==> flow/design.v <==
module  CONV(
	input				clk,
	input				rst_n,
	input 				mode,
	input       		in_valid,
	output reg			out_valid,
	output 		[13:0] 	AWADDR,
	output		 [7:0] 	AWLEN,
	output 				AWVALID,
	input 				AWREADY,
	output reg  [31:0]	WDATA,
	output 				WVALID,
	input 				WREADY,
	output 		[13:0] 	ARADDR,
	output 		 [7:0] 	ARLEN,
	output 				ARVALID,
	input 				ARREADY,
	input		[31:0] 	RDATA,
	input 				RVALID,
	output reg			RREADY
);
localparam WEIGHT1 	= 20'hABC2E;
localparam WEIGHT2 	= 20'hB52E2;
localparam WEIGHT3 	= 20'hAF5C4;
localparam WEIGHT4 	= 20'hE5518;
localparam WEIGHT5 	= 20'h71650;
localparam WEIGHT6 	= 20'hA938B;
localparam WEIGHT7 	= 20'h5251F;
localparam WEIGHT8 	= 20'h7DFC0;
localparam WEIGHT9 	= 20'hEB885;
localparam BIAS 	= 16'h1310;
localparam IDLE 	= 4'd0;
localparam CONV_K1 	= 4'd1;
localparam CONV_K2 	= 4'd2;
localparam CONV_K3 	= 4'd3;
localparam CONV_K4 	= 4'd4;
localparam CONV_K5 	= 4'd5;
localparam CONV_K6 	= 4'd6;
localparam CONV_K7 	= 4'd7;
localparam CONV_K8 	= 4'd8;
localparam CONV_K9 	= 4'd9;
localparam RELU 	= 4'd10;
localparam MUL 		= 4'd11;
localparam READ 	= 4'd12;
localparam WRITE_L0 = 4'd13;
localparam POOL 	= 4'd14;
localparam WRITE_L1 = 4'd15;
reg  		 [3:0] 	state_r, state_w, state_tmp;
reg  		 [5:0]	cnt_x, cnt_y;
reg					mode_;
wire 			 	is_up, is_down, is_left, is_right;
wire 				skip_mul;
wire 		[11:0] 	P1, P2, P3, P4, P5, P6, P7, P8, P9;
wire 		[15:0]  data_in;
wire 		[19:0] 	weight;
reg  signed	[35:0] 	product;
reg 				mul_fin;
reg  signed [36:0]	conv_result;
wire 		[31:0]	relu_result;
reg 		[31:0] 	max_pool_result;
wire 				update_mp_result;
assign is_up 	= (cnt_y == 6'd0  || (cnt_y == 6'd1  && mode_));
assign is_down 	= (cnt_y == 6'd63 || (cnt_y == 6'd62 && mode_));
assign is_left 	= (cnt_x == 6'd0  || (cnt_x == 6'd1  && mode_));
assign is_right = (cnt_x == 6'd63 || (cnt_x == 6'd62 && mode_));
assign skip_mul   = (state_tmp == CONV_K1 && (is_up || is_left)) 	||
					(state_tmp == CONV_K2 && (is_up))				||
					(state_tmp == CONV_K3 && (is_up || is_right)) 	||
					(state_tmp == CONV_K4 && (is_left))				||
					(state_tmp == CONV_K6 && (is_right)) 			||
					(state_tmp == CONV_K7 && (is_down || is_left)) 	||
					(state_tmp == CONV_K8 && (is_down)) 			||
					(state_tmp == CONV_K9 && (is_down || is_right));
assign P1 = (mode_ == 1'b0) ? {cnt_y, cnt_x} - 7'd65 : {cnt_y, cnt_x} - 8'd130;
assign P2 = (mode_ == 1'b0) ? {cnt_y, cnt_x} - 7'd64 : {cnt_y, cnt_x} - 8'd128;
assign P3 = (mode_ == 1'b0) ? {cnt_y, cnt_x} - 6'd63 : {cnt_y, cnt_x} - 7'd126;
assign P4 = (mode_ == 1'b0) ? {cnt_y, cnt_x} - 1'd1  : {cnt_y, cnt_x} - 2'd2  ;
assign P5 = (mode_ == 1'b0) ? {cnt_y, cnt_x}		 : {cnt_y, cnt_x}         ;
assign P6 = (mode_ == 1'b0) ? {cnt_y, cnt_x} + 1'd1	 : {cnt_y, cnt_x} + 2'd2  ;
assign P7 = (mode_ == 1'b0) ? {cnt_y, cnt_x} + 6'd63 : {cnt_y, cnt_x} + 7'd126;
assign P8 = (mode_ == 1'b0) ? {cnt_y, cnt_x} + 7'd64 : {cnt_y, cnt_x} + 8'd128;
assign P9 = (mode_ == 1'b0) ? {cnt_y, cnt_x} + 7'd65 : {cnt_y, cnt_x} + 8'd130;
assign data_in = RDATA[31:16];
assign weight = (state_tmp == CONV_K1) ? WEIGHT1 :
				(state_tmp == CONV_K2) ? WEIGHT2 :
				(state_tmp == CONV_K3) ? WEIGHT3 :
				(state_tmp == CONV_K4) ? WEIGHT4 :
				(state_tmp == CONV_K5) ? WEIGHT5 :
				(state_tmp == CONV_K6) ? WEIGHT6 :
				(state_tmp == CONV_K7) ? WEIGHT7 :
				(state_tmp == CONV_K8) ? WEIGHT8 :
				(state_tmp == CONV_K9) ? WEIGHT9 : 20'd0;
assign ARADDR = (state_tmp == CONV_K1) ? P1 :
				(state_tmp == CONV_K2) ? P2 :
				(state_tmp == CONV_K3) ? P3 :
				(state_tmp == CONV_K4) ? P4 :
				(state_tmp == CONV_K5) ? P5 :
				(state_tmp == CONV_K6) ? P6 :
				(state_tmp == CONV_K7) ? P7 :
				(state_tmp == CONV_K8) ? P8 :
				(state_tmp == CONV_K9) ? P9 : 14'd0;
assign ARLEN = 8'd0;
assign ARVALID = (state_r == READ) && (~skip_mul) && (state_tmp != RELU);
assign AWADDR = (state_r == POOL) ? {4'b1000, cnt_y[5:1], cnt_x[5:1]} : {1'b1, cnt_y, cnt_x};
assign AWLEN = 8'd0;
assign AWVALID = (state_r == RELU || state_r == POOL);
assign WVALID = (state_r == WRITE_L0 || state_r == WRITE_L1);
assign relu_result = (conv_result[36]) ? 32'd0 : conv_result[31:0];
assign update_mp_result = ((WDATA > max_pool_result) && WVALID);
always @(*) begin
	case(state_r)
		IDLE: 		state_w = (in_valid) ? READ : IDLE;
		READ: 		state_w = (ARREADY && ~skip_mul) ? state_tmp : READ;
		CONV_K1: 	state_w = (skip_mul) ? READ : ((RVALID) ? MUL : CONV_K1); 
		CONV_K2: 	state_w = (skip_mul) ? READ : ((RVALID) ? MUL : CONV_K2);
		CONV_K3: 	state_w = (skip_mul) ? READ : ((RVALID) ? MUL : CONV_K3);
		CONV_K4: 	state_w = (skip_mul) ? READ : ((RVALID) ? MUL : CONV_K4);
		CONV_K5: 	state_w = (skip_mul) ? READ : ((RVALID) ? MUL : CONV_K5);
		CONV_K6: 	state_w = (skip_mul) ? READ : ((RVALID) ? MUL : CONV_K6);
		CONV_K7: 	state_w = (skip_mul) ? READ : ((RVALID) ? MUL : CONV_K7);
		CONV_K8: 	state_w = (skip_mul) ? READ : ((RVALID) ? MUL : CONV_K8);
		CONV_K9: 	state_w = (skip_mul) ? RELU : ((RVALID) ? MUL : CONV_K9);
		MUL: 		state_w = (state_tmp == CONV_K9) ? RELU : READ;
		RELU: 		state_w = (AWREADY) ? WRITE_L0 : RELU;
		WRITE_L0: 	state_w = (WREADY) ? ((cnt_x[0] && cnt_y[0]) ? POOL : READ) : WRITE_L0;
		POOL: 		state_w = (AWREADY) ? WRITE_L1 : POOL;
		WRITE_L1: 	state_w = (WREADY) ? ((cnt_x[5:1] == 5'd31 && cnt_y[5:1] == 5'd31) ? IDLE : READ) : WRITE_L1;
	endcase
end
always @(posedge clk or negedge rst_n) begin
	if (!rst_n)	state_r <= IDLE;
	else 		state_r <= state_w;
end
always @(posedge clk or negedge rst_n) begin
	if (!rst_n)								state_tmp <= CONV_K1;
	else if (state_r == RELU)				state_tmp <= CONV_K1;
	else if (state_r == MUL) 				state_tmp <= state_tmp + 4'd1;
	else if (state_r == READ && skip_mul) 	state_tmp <= state_tmp + 4'd1;
end
always @(posedge clk or negedge rst_n) begin
	if (!rst_n)	begin
		cnt_x <= 6'd0;
		cnt_y <= 6'd0;
	end
	else if (state_r == WRITE_L0 && WREADY) begin
		cnt_x <= {cnt_x[5:1], cnt_x[0] + 1'd1};
		cnt_y <= (cnt_x[0]) ? {cnt_y[5:1], cnt_y[0] + 1'd1} : cnt_y;
	end
	else if (state_r == WRITE_L1 && WREADY) begin
		cnt_x <= {cnt_x[5:1] + 5'd1, cnt_x[0]};
		cnt_y <= (cnt_x[5:1] == 5'd31) ? {cnt_y[5:1] + 1'd1, cnt_y[0]} : cnt_y;
	end
end
always @(posedge clk or negedge rst_n) begin
	if (!rst_n)			RREADY <= 1'b0;
	else if (ARVALID)	RREADY <= 1'b1;
	else if (RVALID) 	RREADY <= 1'b0;
end
always @(posedge clk or negedge rst_n) begin
	if (!rst_n)					product <= 36'd0;
	else if (state_w == MUL)	product <= $signed(data_in) * $signed(weight);
end
always @(posedge clk or negedge rst_n) begin
	if (!rst_n)					mul_fin <= 1'b0;
	else if (state_w == MUL) 	mul_fin <= 1'b1;
	else 						mul_fin <= 1'b0;
end
always @(posedge clk or negedge rst_n) begin
	if (!rst_n)					conv_result <= BIAS;
	else if (WVALID && WREADY) 	conv_result <= BIAS;
	else if (mul_fin) 			conv_result <= conv_result + product;
end
always @(posedge clk or negedge rst_n) begin
	if (!rst_n)								max_pool_result <= 32'd0;
	else if (state_r == WRITE_L1 && WREADY) max_pool_result <= 32'd0;
	else if (update_mp_result) 				max_pool_result <= WDATA;
end
always @(posedge clk or negedge rst_n) begin
	if (!rst_n)						WDATA <= 32'd0;
	else if (state_w == WRITE_L0)	WDATA <= relu_result;
	else if (state_w == WRITE_L1)	WDATA <= max_pool_result;
	else 							WDATA <= WDATA;
end
always @(posedge clk or negedge rst_n) begin
	if (!rst_n)							out_valid <= 1'b0;
	else if (WREADY && state_w == IDLE) out_valid <= 1'b1;
	else 								out_valid <= 1'b0;
end
always @(posedge clk or negedge rst_n) begin
	if (!rst_n)			mode_ <= 1'b0;
	else if (in_valid) 	mode_ <= mode;
	else 				mode_ <= mode_;
end
endmodule
Step by step through the tools: CONV
Tool output for the design above before and after an edit, in the order of the flow.
"before" refers to lines of the RTL above, "after" to lines of the edited file.
"change" is "after" less "before", of the values as shown; "relative change" is that difference over "before", in percent.
Operators: Yosys type, input widths -> output width; for muxes data width and select width s.
Not given: --

inputs
  top module = CONV
  clock port = clk
  standard-cell library = sky130hd
  library corner = tt_025C_1v80

The edit
Unified diff, file above to edited file.
This change comes from a script, not from a designer. The edited design behaves differently; no optimisation was intended.

begin of diff
@@ -5,5 +5,5 @@
 	input       		in_valid,
 	output reg			out_valid,
-	output 		[13:0] 	AWADDR,
+	output 		[13:0] 	AWADDR_ext,
 	output		 [7:0] 	AWLEN,
 	output 				AWVALID,
@@ -20,4 +20,8 @@
 	output reg			RREADY
 );
+wire [13:0] AWADDR;
+reg [13:0] AWADDR_dly;
+always @(posedge clk) AWADDR_dly <= AWADDR;
+assign AWADDR_ext = AWADDR_dly;
 localparam WEIGHT1 	= 20'hABC2E;
 localparam WEIGHT2 	= 20'hB52E2;
end of diff

Word level
Source: Yosys, flattened and elaborated, memories not mapped. Widths are those after wreduce. Registers that Yosys merges into a memory's read port (data or address) are not register bits. Print and check cells do not count. Equal cells are merged and count once.

word-level totals
  item                             before  after  change  relative change (%)
  register bits after elaboration  161     175    +14     +8.70
  latch bits                       0       0      0       --
  RAM bits                         0       0      0       --
  memory bits (read-only)          0       0      0       --
  clocked read ports x word width  0       0      0       --
  memory cells                     0       0      0       --
  input port bits                  40      40     0       0.00
  elaborated cells                 202     204    +2      +0.99

operators by class
  item                              before  after  change  relative change (%)
  $add $sub $neg                    22      22     0       0.00
  multiply operators                1       1      0       0.00
  div/mod/pow operators             0       0      0       --
  $lt $le $gt $ge                   1       1      0       0.00
  equal/unequal tests               36      36     0       0.00
  shifts and indexed selects        0       0      0       --
  mux-type cells                    74      74     0       0.00
  bitwise logic cells               2       2      0       0.00
  reductions and logical operators  52      52     0       0.00

Unchanged operator kinds not shown: 44.

Logic depth
Depth = most cells in a row (Yosys ltp): at word level without a register or memory, in the mapped netlist without a sequential cell, where the memories' decode and read muxes count.

logic depth
  item                           before  after  change  relative change (%)
  word-level depth               19      19     0       0.00
  ABC_AREA                       0       0      --      --
  gate-level depth with buffers  33      33     0       0.00
  gate-level depth less buffers  31      31     0       0.00

Synthesis result
Yosys stat after the flow's synthesis: flattened, memories mapped to cells. It holds for the ABC_AREA given above (unset counts as 0); a run with the other value may have another netlist.

mapped netlist
  item                     before   after    change  relative change (%)
  cells in the netlist     2882     2837     -45     -1.56
  chip area (Yosys) (µm²)  24168.2  24592.3  +424.1  +1.75
  sequential area (µm²)    4035.1   4315.4   +280.3  +6.95
  flip-flops               161      175      +14     +8.70
  buffers                  161      159      -2      -1.24

cells by type
  type                       before  after  change  relative change (%)
  sky130_fd_sc_hd__nand2_1   295     257    -38     -12.88
  sky130_fd_sc_hd__o21ai_0   172     140    -32     -18.60
  sky130_fd_sc_hd__mux2_4    0       31     +31     --
  sky130_fd_sc_hd__a21oi_1   227     197    -30     -13.22
  sky130_fd_sc_hd__a21o_1    35      60     +25     +71.43
  sky130_fd_sc_hd__dfxtp_1   0       14     +14     --
  sky130_fd_sc_hd__nand4_1   13      23     +10     +76.92
  sky130_fd_sc_hd__nor3_1    31      23     -8      -25.81
  sky130_fd_sc_hd__nor2_1    157     164    +7      +4.46
  sky130_fd_sc_hd__nand3_1   65      58     -7      -10.77
  sky130_fd_sc_hd__a211oi_1  20      13     -7      -35.00
  sky130_fd_sc_hd__or3_1     10      3      -7      -70.00
  sky130_fd_sc_hd__buf_2     25      19     -6      -24.00
  sky130_fd_sc_hd__mux2_2    10      4      -6      -60.00
  sky130_fd_sc_hd__nor2b_1   13      18     +5      +38.46
  sky130_fd_sc_hd__nor4_1    7       2      -5      -71.43
  sky130_fd_sc_hd__a22oi_1   4       9      +5      +125.00
  sky130_fd_sc_hd__nand2b_1  17      13     -4      -23.53

Unchanged cell types not shown: 18.
Not every row of either side is listed.

Worst setup path after synthesis
OpenSTA on the mapped netlist: ideal clock, no wires. The path of least setup slack (recovery checks aside). Input and output delay are each 20% of the period. Register names are those of the netlist, which keeps one name where synthesis merged equal registers.

timing post-synthesis
  item                                 before                after                 change  relative change (%)
  kind                                 register -> register  register -> register  --      --
  start point                          reg state_tmp[0]      reg state_tmp[0]      --      --
  end point                            reg (name not given)  reg (name not given)  --      --
  period (ns)                          8.0                   8.0                   0.0     0.00
  arrival time (ns)                    7.715                 7.832                 +0.117  +1.52
  data required time (ns)              7.917                 7.875                 -0.042  -0.53
  setup slack (ns)                     0.203                 0.043                 -0.160  --
  delay of the path (ns)               7.798                 7.957                 +0.159  +2.04
  stages                               27                    29                    +2      +7.41
  period reached after synthesis (ns)  7.797                 7.957                 +0.160  +2.05

"delay of the path" = arrival - input delay + setup time.
"stages": output pins that drive a net of the path, with the launching flip-flop's if there is one; two outputs of one cell count as two.
"period reached after synthesis" is the clock period less the worst setup slack; recovery checks do not enter. This is arithmetic on one report: input and output delays are still those of the set period (20% each).
The rows between start and end are the longest chain of elaborated cells between them; the timing report does not say that the signal goes this way. Where chains are equally long, one stands for them.
Each line given opens the expression or statement behind the cell; cells for indexed reads and writes are added by Yosys, which also makes memories of some case tables.
A register here has more assigning lines than the two given.

on the way, post-synthesis, before
  cells stage by stage = sky130_fd_sc_hd__dfstp_2 > sky130_fd_sc_hd__ha_1 > sky130_fd_sc_hd__clkbuf_1 > sky130_fd_sc_hd__clkbuf_1 > sky130_fd_sc_hd__nand2b_1 > sky130_fd_sc_hd__a222oi_1 > sky130_fd_sc_hd__clkbuf_1 > sky130_fd_sc_hd__nand2_1 > sky130_fd_sc_hd__fa_1 > sky130_fd_sc_hd__inv_1 > sky130_fd_sc_hd__fa_1 > sky130_fd_sc_hd__fa_1 > sky130_fd_sc_hd__fa_1 > sky130_fd_sc_hd__fa_1 > sky130_fd_sc_hd__inv_1 > sky130_fd_sc_hd__fa_1 > sky130_fd_sc_hd__inv_1 > sky130_fd_sc_hd__ha_1 > sky130_fd_sc_hd__a21oi_1 > sky130_fd_sc_hd__o21ai_0 > sky130_fd_sc_hd__or3_1 > sky130_fd_sc_hd__nor3_1 > sky130_fd_sc_hd__o21ai_0 > sky130_fd_sc_hd__a221oi_1 > sky130_fd_sc_hd__a21oi_1 > sky130_fd_sc_hd__xnor2_1 > sky130_fd_sc_hd__o21ai_0
  cells in the longest elaborated chain = 14
  elaborated cells on any way between the ends = 49

RTL lines, path post-synthesis, before
  item                 line  text
  start: declaration   48    reg [3:0] state_r, state_w, state_tmp;
  start: assignment    137   else if (state_r == MUL) state_tmp <= state_tmp + 4'd1;
  start: assignment    138   else if (state_r == READ && skip_mul) state_tmp <= state_tmp + 4'd1;
  $eq 4x1->1           66    assign skip_mul = (state_tmp == CONV_K1 && (is_up || is_left)) ||
  $logic_and 1x1->1    66
  $logic_or 1x1->1 x7  66
  $not 1->1            113   READ: state_w = (ARREADY && ~skip_mul) ? state_tmp : READ;
  $logic_and 1x1->1    113
  $mux 4               113
  $pmux 4 s16          111   case(state_r)
  $eq 4x4->1           161
  end: assignment      160
  end: assignment      161
  end: declaration     56

on the way, post-synthesis, after
  cells stage by stage = sky130_fd_sc_hd__dfstp_2 > sky130_fd_sc_hd__ha_1 > sky130_fd_sc_hd__clkbuf_1 > sky130_fd_sc_hd__clkbuf_1 > sky130_fd_sc_hd__a21boi_0 > sky130_fd_sc_hd__a211oi_1 > sky130_fd_sc_hd__clkbuf_1 > sky130_fd_sc_hd__nand2_1 > sky130_fd_sc_hd__fa_1 > sky130_fd_sc_hd__inv_1 > sky130_fd_sc_hd__fa_1 > sky130_fd_sc_hd__inv_1 > sky130_fd_sc_hd__fa_1 > sky130_fd_sc_hd__inv_1 > sky130_fd_sc_hd__fa_1 > sky130_fd_sc_hd__fa_1 > sky130_fd_sc_hd__inv_1 > sky130_fd_sc_hd__fa_1 > sky130_fd_sc_hd__inv_1 > sky130_fd_sc_hd__ha_1 > sky130_fd_sc_hd__a21o_1 > sky130_fd_sc_hd__a21o_1 > sky130_fd_sc_hd__a21o_1 > sky130_fd_sc_hd__a21o_1 > sky130_fd_sc_hd__nand2_1 > sky130_fd_sc_hd__a31oi_1 > sky130_fd_sc_hd__a31oi_1 > sky130_fd_sc_hd__xnor2_1 > sky130_fd_sc_hd__mux2_4
  cells in the longest elaborated chain = 14
  elaborated cells on any way between the ends = 49

RTL lines, path post-synthesis, after
  item                 line  text
  start: declaration   52    reg [3:0] state_r, state_w, state_tmp;
  start: assignment    141   else if (state_r == MUL) state_tmp <= state_tmp + 4'd1;
  start: assignment    142   else if (state_r == READ && skip_mul) state_tmp <= state_tmp + 4'd1;
  $eq 4x1->1           70    assign skip_mul = (state_tmp == CONV_K1 && (is_up || is_left)) ||
  $logic_and 1x1->1    70
  $logic_or 1x1->1 x7  70
  $not 1->1            117   READ: state_w = (ARREADY && ~skip_mul) ? state_tmp : READ;
  $logic_and 1x1->1    117
  $mux 4               117
  $pmux 4 s16          115   case(state_r)
  $eq 4x4->1           165
  end: assignment      164
  end: assignment      165
  end: declaration     60

Worst path after layout
Path of least setup slack in the final report of the runs of set A (OpenROAD, finished layout, wires in). Where an end is a register, its clock arrival counts in the times.

timing post-layout
  item                       before                after                 change  relative change (%)
  kind                       register -> register  input -> register     --      --
  start point                reg state_tmp[0]      in RDATA[17]          --      --
  end point                  reg (name not given)  reg (name not given)  --      --
  period (ns)                8.0                   8.0                   0.0     0.00
  external input delay (ns)  --                    1.60                  --      --
  arrival time (ns)          8.07                  8.07                  0.00    0.00
  data required time (ns)    8.33                  8.33                  0.00    0.00
  setup slack (ns)           0.26                  0.26                  0.00    --
  stages                     30                    22                    -8      -26.67

The rows between start and end are the longest chain of elaborated cells between them; the timing report does not say that the signal goes this way. Where chains are equally long, one stands for them.
A register here has more assigning lines than the two given.

on the way, post-layout, before
  cells stage by stage = sky130_fd_sc_hd__dfstp_2 > sky130_fd_sc_hd__inv_1 > sky130_fd_sc_hd__ha_4 > sky130_fd_sc_hd__buf_4 > sky130_fd_sc_hd__nand2b_4 > sky130_fd_sc_hd__a222oi_1 > sky130_fd_sc_hd__buf_4 > sky130_fd_sc_hd__buf_12 > sky130_fd_sc_hd__nand2_2 > sky130_fd_sc_hd__fa_1 > sky130_fd_sc_hd__buf_4 > sky130_fd_sc_hd__fa_1 > sky130_fd_sc_hd__inv_1 > sky130_fd_sc_hd__fa_1 > sky130_fd_sc_hd__fa_2 > sky130_fd_sc_hd__fa_1 > sky130_fd_sc_hd__inv_1 > sky130_fd_sc_hd__fa_1 > sky130_fd_sc_hd__inv_1 > sky130_fd_sc_hd__ha_1 > sky130_fd_sc_hd__buf_4 > sky130_fd_sc_hd__and3_1 > sky130_fd_sc_hd__buf_4 > sky130_fd_sc_hd__nand2_1 > sky130_fd_sc_hd__nor4_4 > sky130_fd_sc_hd__a21oi_2 > sky130_fd_sc_hd__o311ai_2 > sky130_fd_sc_hd__a21oi_2 > sky130_fd_sc_hd__xor2_1 > sky130_fd_sc_hd__o21ai_0
  cells in the longest elaborated chain = 14
  elaborated cells on any way between the ends = 49

RTL lines, path post-layout, before
  item                 line  text
  start: declaration   48    reg [3:0] state_r, state_w, state_tmp;
  start: assignment    137   else if (state_r == MUL) state_tmp <= state_tmp + 4'd1;
  start: assignment    138   else if (state_r == READ && skip_mul) state_tmp <= state_tmp + 4'd1;
  $eq 4x1->1           66    assign skip_mul = (state_tmp == CONV_K1 && (is_up || is_left)) ||
  $logic_and 1x1->1    66
  $logic_or 1x1->1 x7  66
  $not 1->1            113   READ: state_w = (ARREADY && ~skip_mul) ? state_tmp : READ;
  $logic_and 1x1->1    113
  $mux 4               113
  $pmux 4 s16          111   case(state_r)
  $eq 4x4->1           161
  end: assignment      160
  end: assignment      161
  end: declaration     56

on the way, post-layout, after
  cells stage by stage = sky130_fd_sc_hd__clkdlybuf4s50_1 > sky130_fd_sc_hd__buf_4 > sky130_fd_sc_hd__nand2_1 > sky130_fd_sc_hd__fa_1 > sky130_fd_sc_hd__fa_1 > sky130_fd_sc_hd__fa_1 > sky130_fd_sc_hd__inv_1 > sky130_fd_sc_hd__fa_1 > sky130_fd_sc_hd__fa_1 > sky130_fd_sc_hd__inv_1 > sky130_fd_sc_hd__fa_1 > sky130_fd_sc_hd__inv_1 > sky130_fd_sc_hd__ha_1 > sky130_fd_sc_hd__a21oi_1 > sky130_fd_sc_hd__o21ai_0 > sky130_fd_sc_hd__a21o_1 > sky130_fd_sc_hd__a31o_2 > sky130_fd_sc_hd__a31o_2 > sky130_fd_sc_hd__or2_1 > sky130_fd_sc_hd__o21a_1 > sky130_fd_sc_hd__xor2_1 > sky130_fd_sc_hd__mux2_4
  cells in the longest elaborated chain = 1
  elaborated cells on any way between the ends = 1

RTL lines, path post-layout, after
  item                line  text
  start: declaration  18    input [31:0] RDATA,
  $mul 16x20->36      165
  end: assignment     164
  end: assignment     165
  end: declaration    60

Measured runs
Both versions went through the flow (Yosys, OpenROAD) with the same settings in each pair. Constraints: input delay and output delay 20% of the set period each, output load 0.01 pF.

flow settings, set A
  period_ns = 8.0
  CAP_MARGIN = 20
  CORE_MARGIN = 2
  CORE_UTILIZATION = 40
  SLEW_MARGIN = 20

results, set A
  item                                       before   after    change   relative change (%)
  cell area after synthesis (µm²)            24168.2  24592.3  +424.1   +1.75
  die area (µm²)                             62402.5  63481.3  +1078.8  +1.73
  std-cell area (final layout) (µm²)         27874.2  27885.5  +11.3    +0.04
  smallest setup slack (ns)                  0.262    0.256    -0.006   --
  total negative slack on setup checks (ns)  0.000    0.000    0.000    --

flow settings, set B
  CAP_MARGIN = 20
  CORE_UTILIZATION = 20
  CTS_CLUSTER_SIZE = 64
  PLACE_DENSITY_LB_ADDON = 0.29
  SETUP_SLACK_MARGIN = -0.22
  TNS_END_PERCENT = 40
  period_ns = 5.02
  CORE_MARGIN = 2
  SLEW_MARGIN = 20

results, set B
  item                                       before    after     change   relative change (%)
  cell area after synthesis (µm²)            24168.2   24592.3   +424.1   +1.75
  die area (µm²)                             123637.0  125784.0  +2147.0  +1.74
  std-cell area (final layout) (µm²)         31829.3   31699.2   -130.1   -0.41
  smallest setup slack (ns)                  -2.201    -2.173    +0.028   --
  total negative slack on setup checks (ns)  -47.692   -55.350   -7.658   --
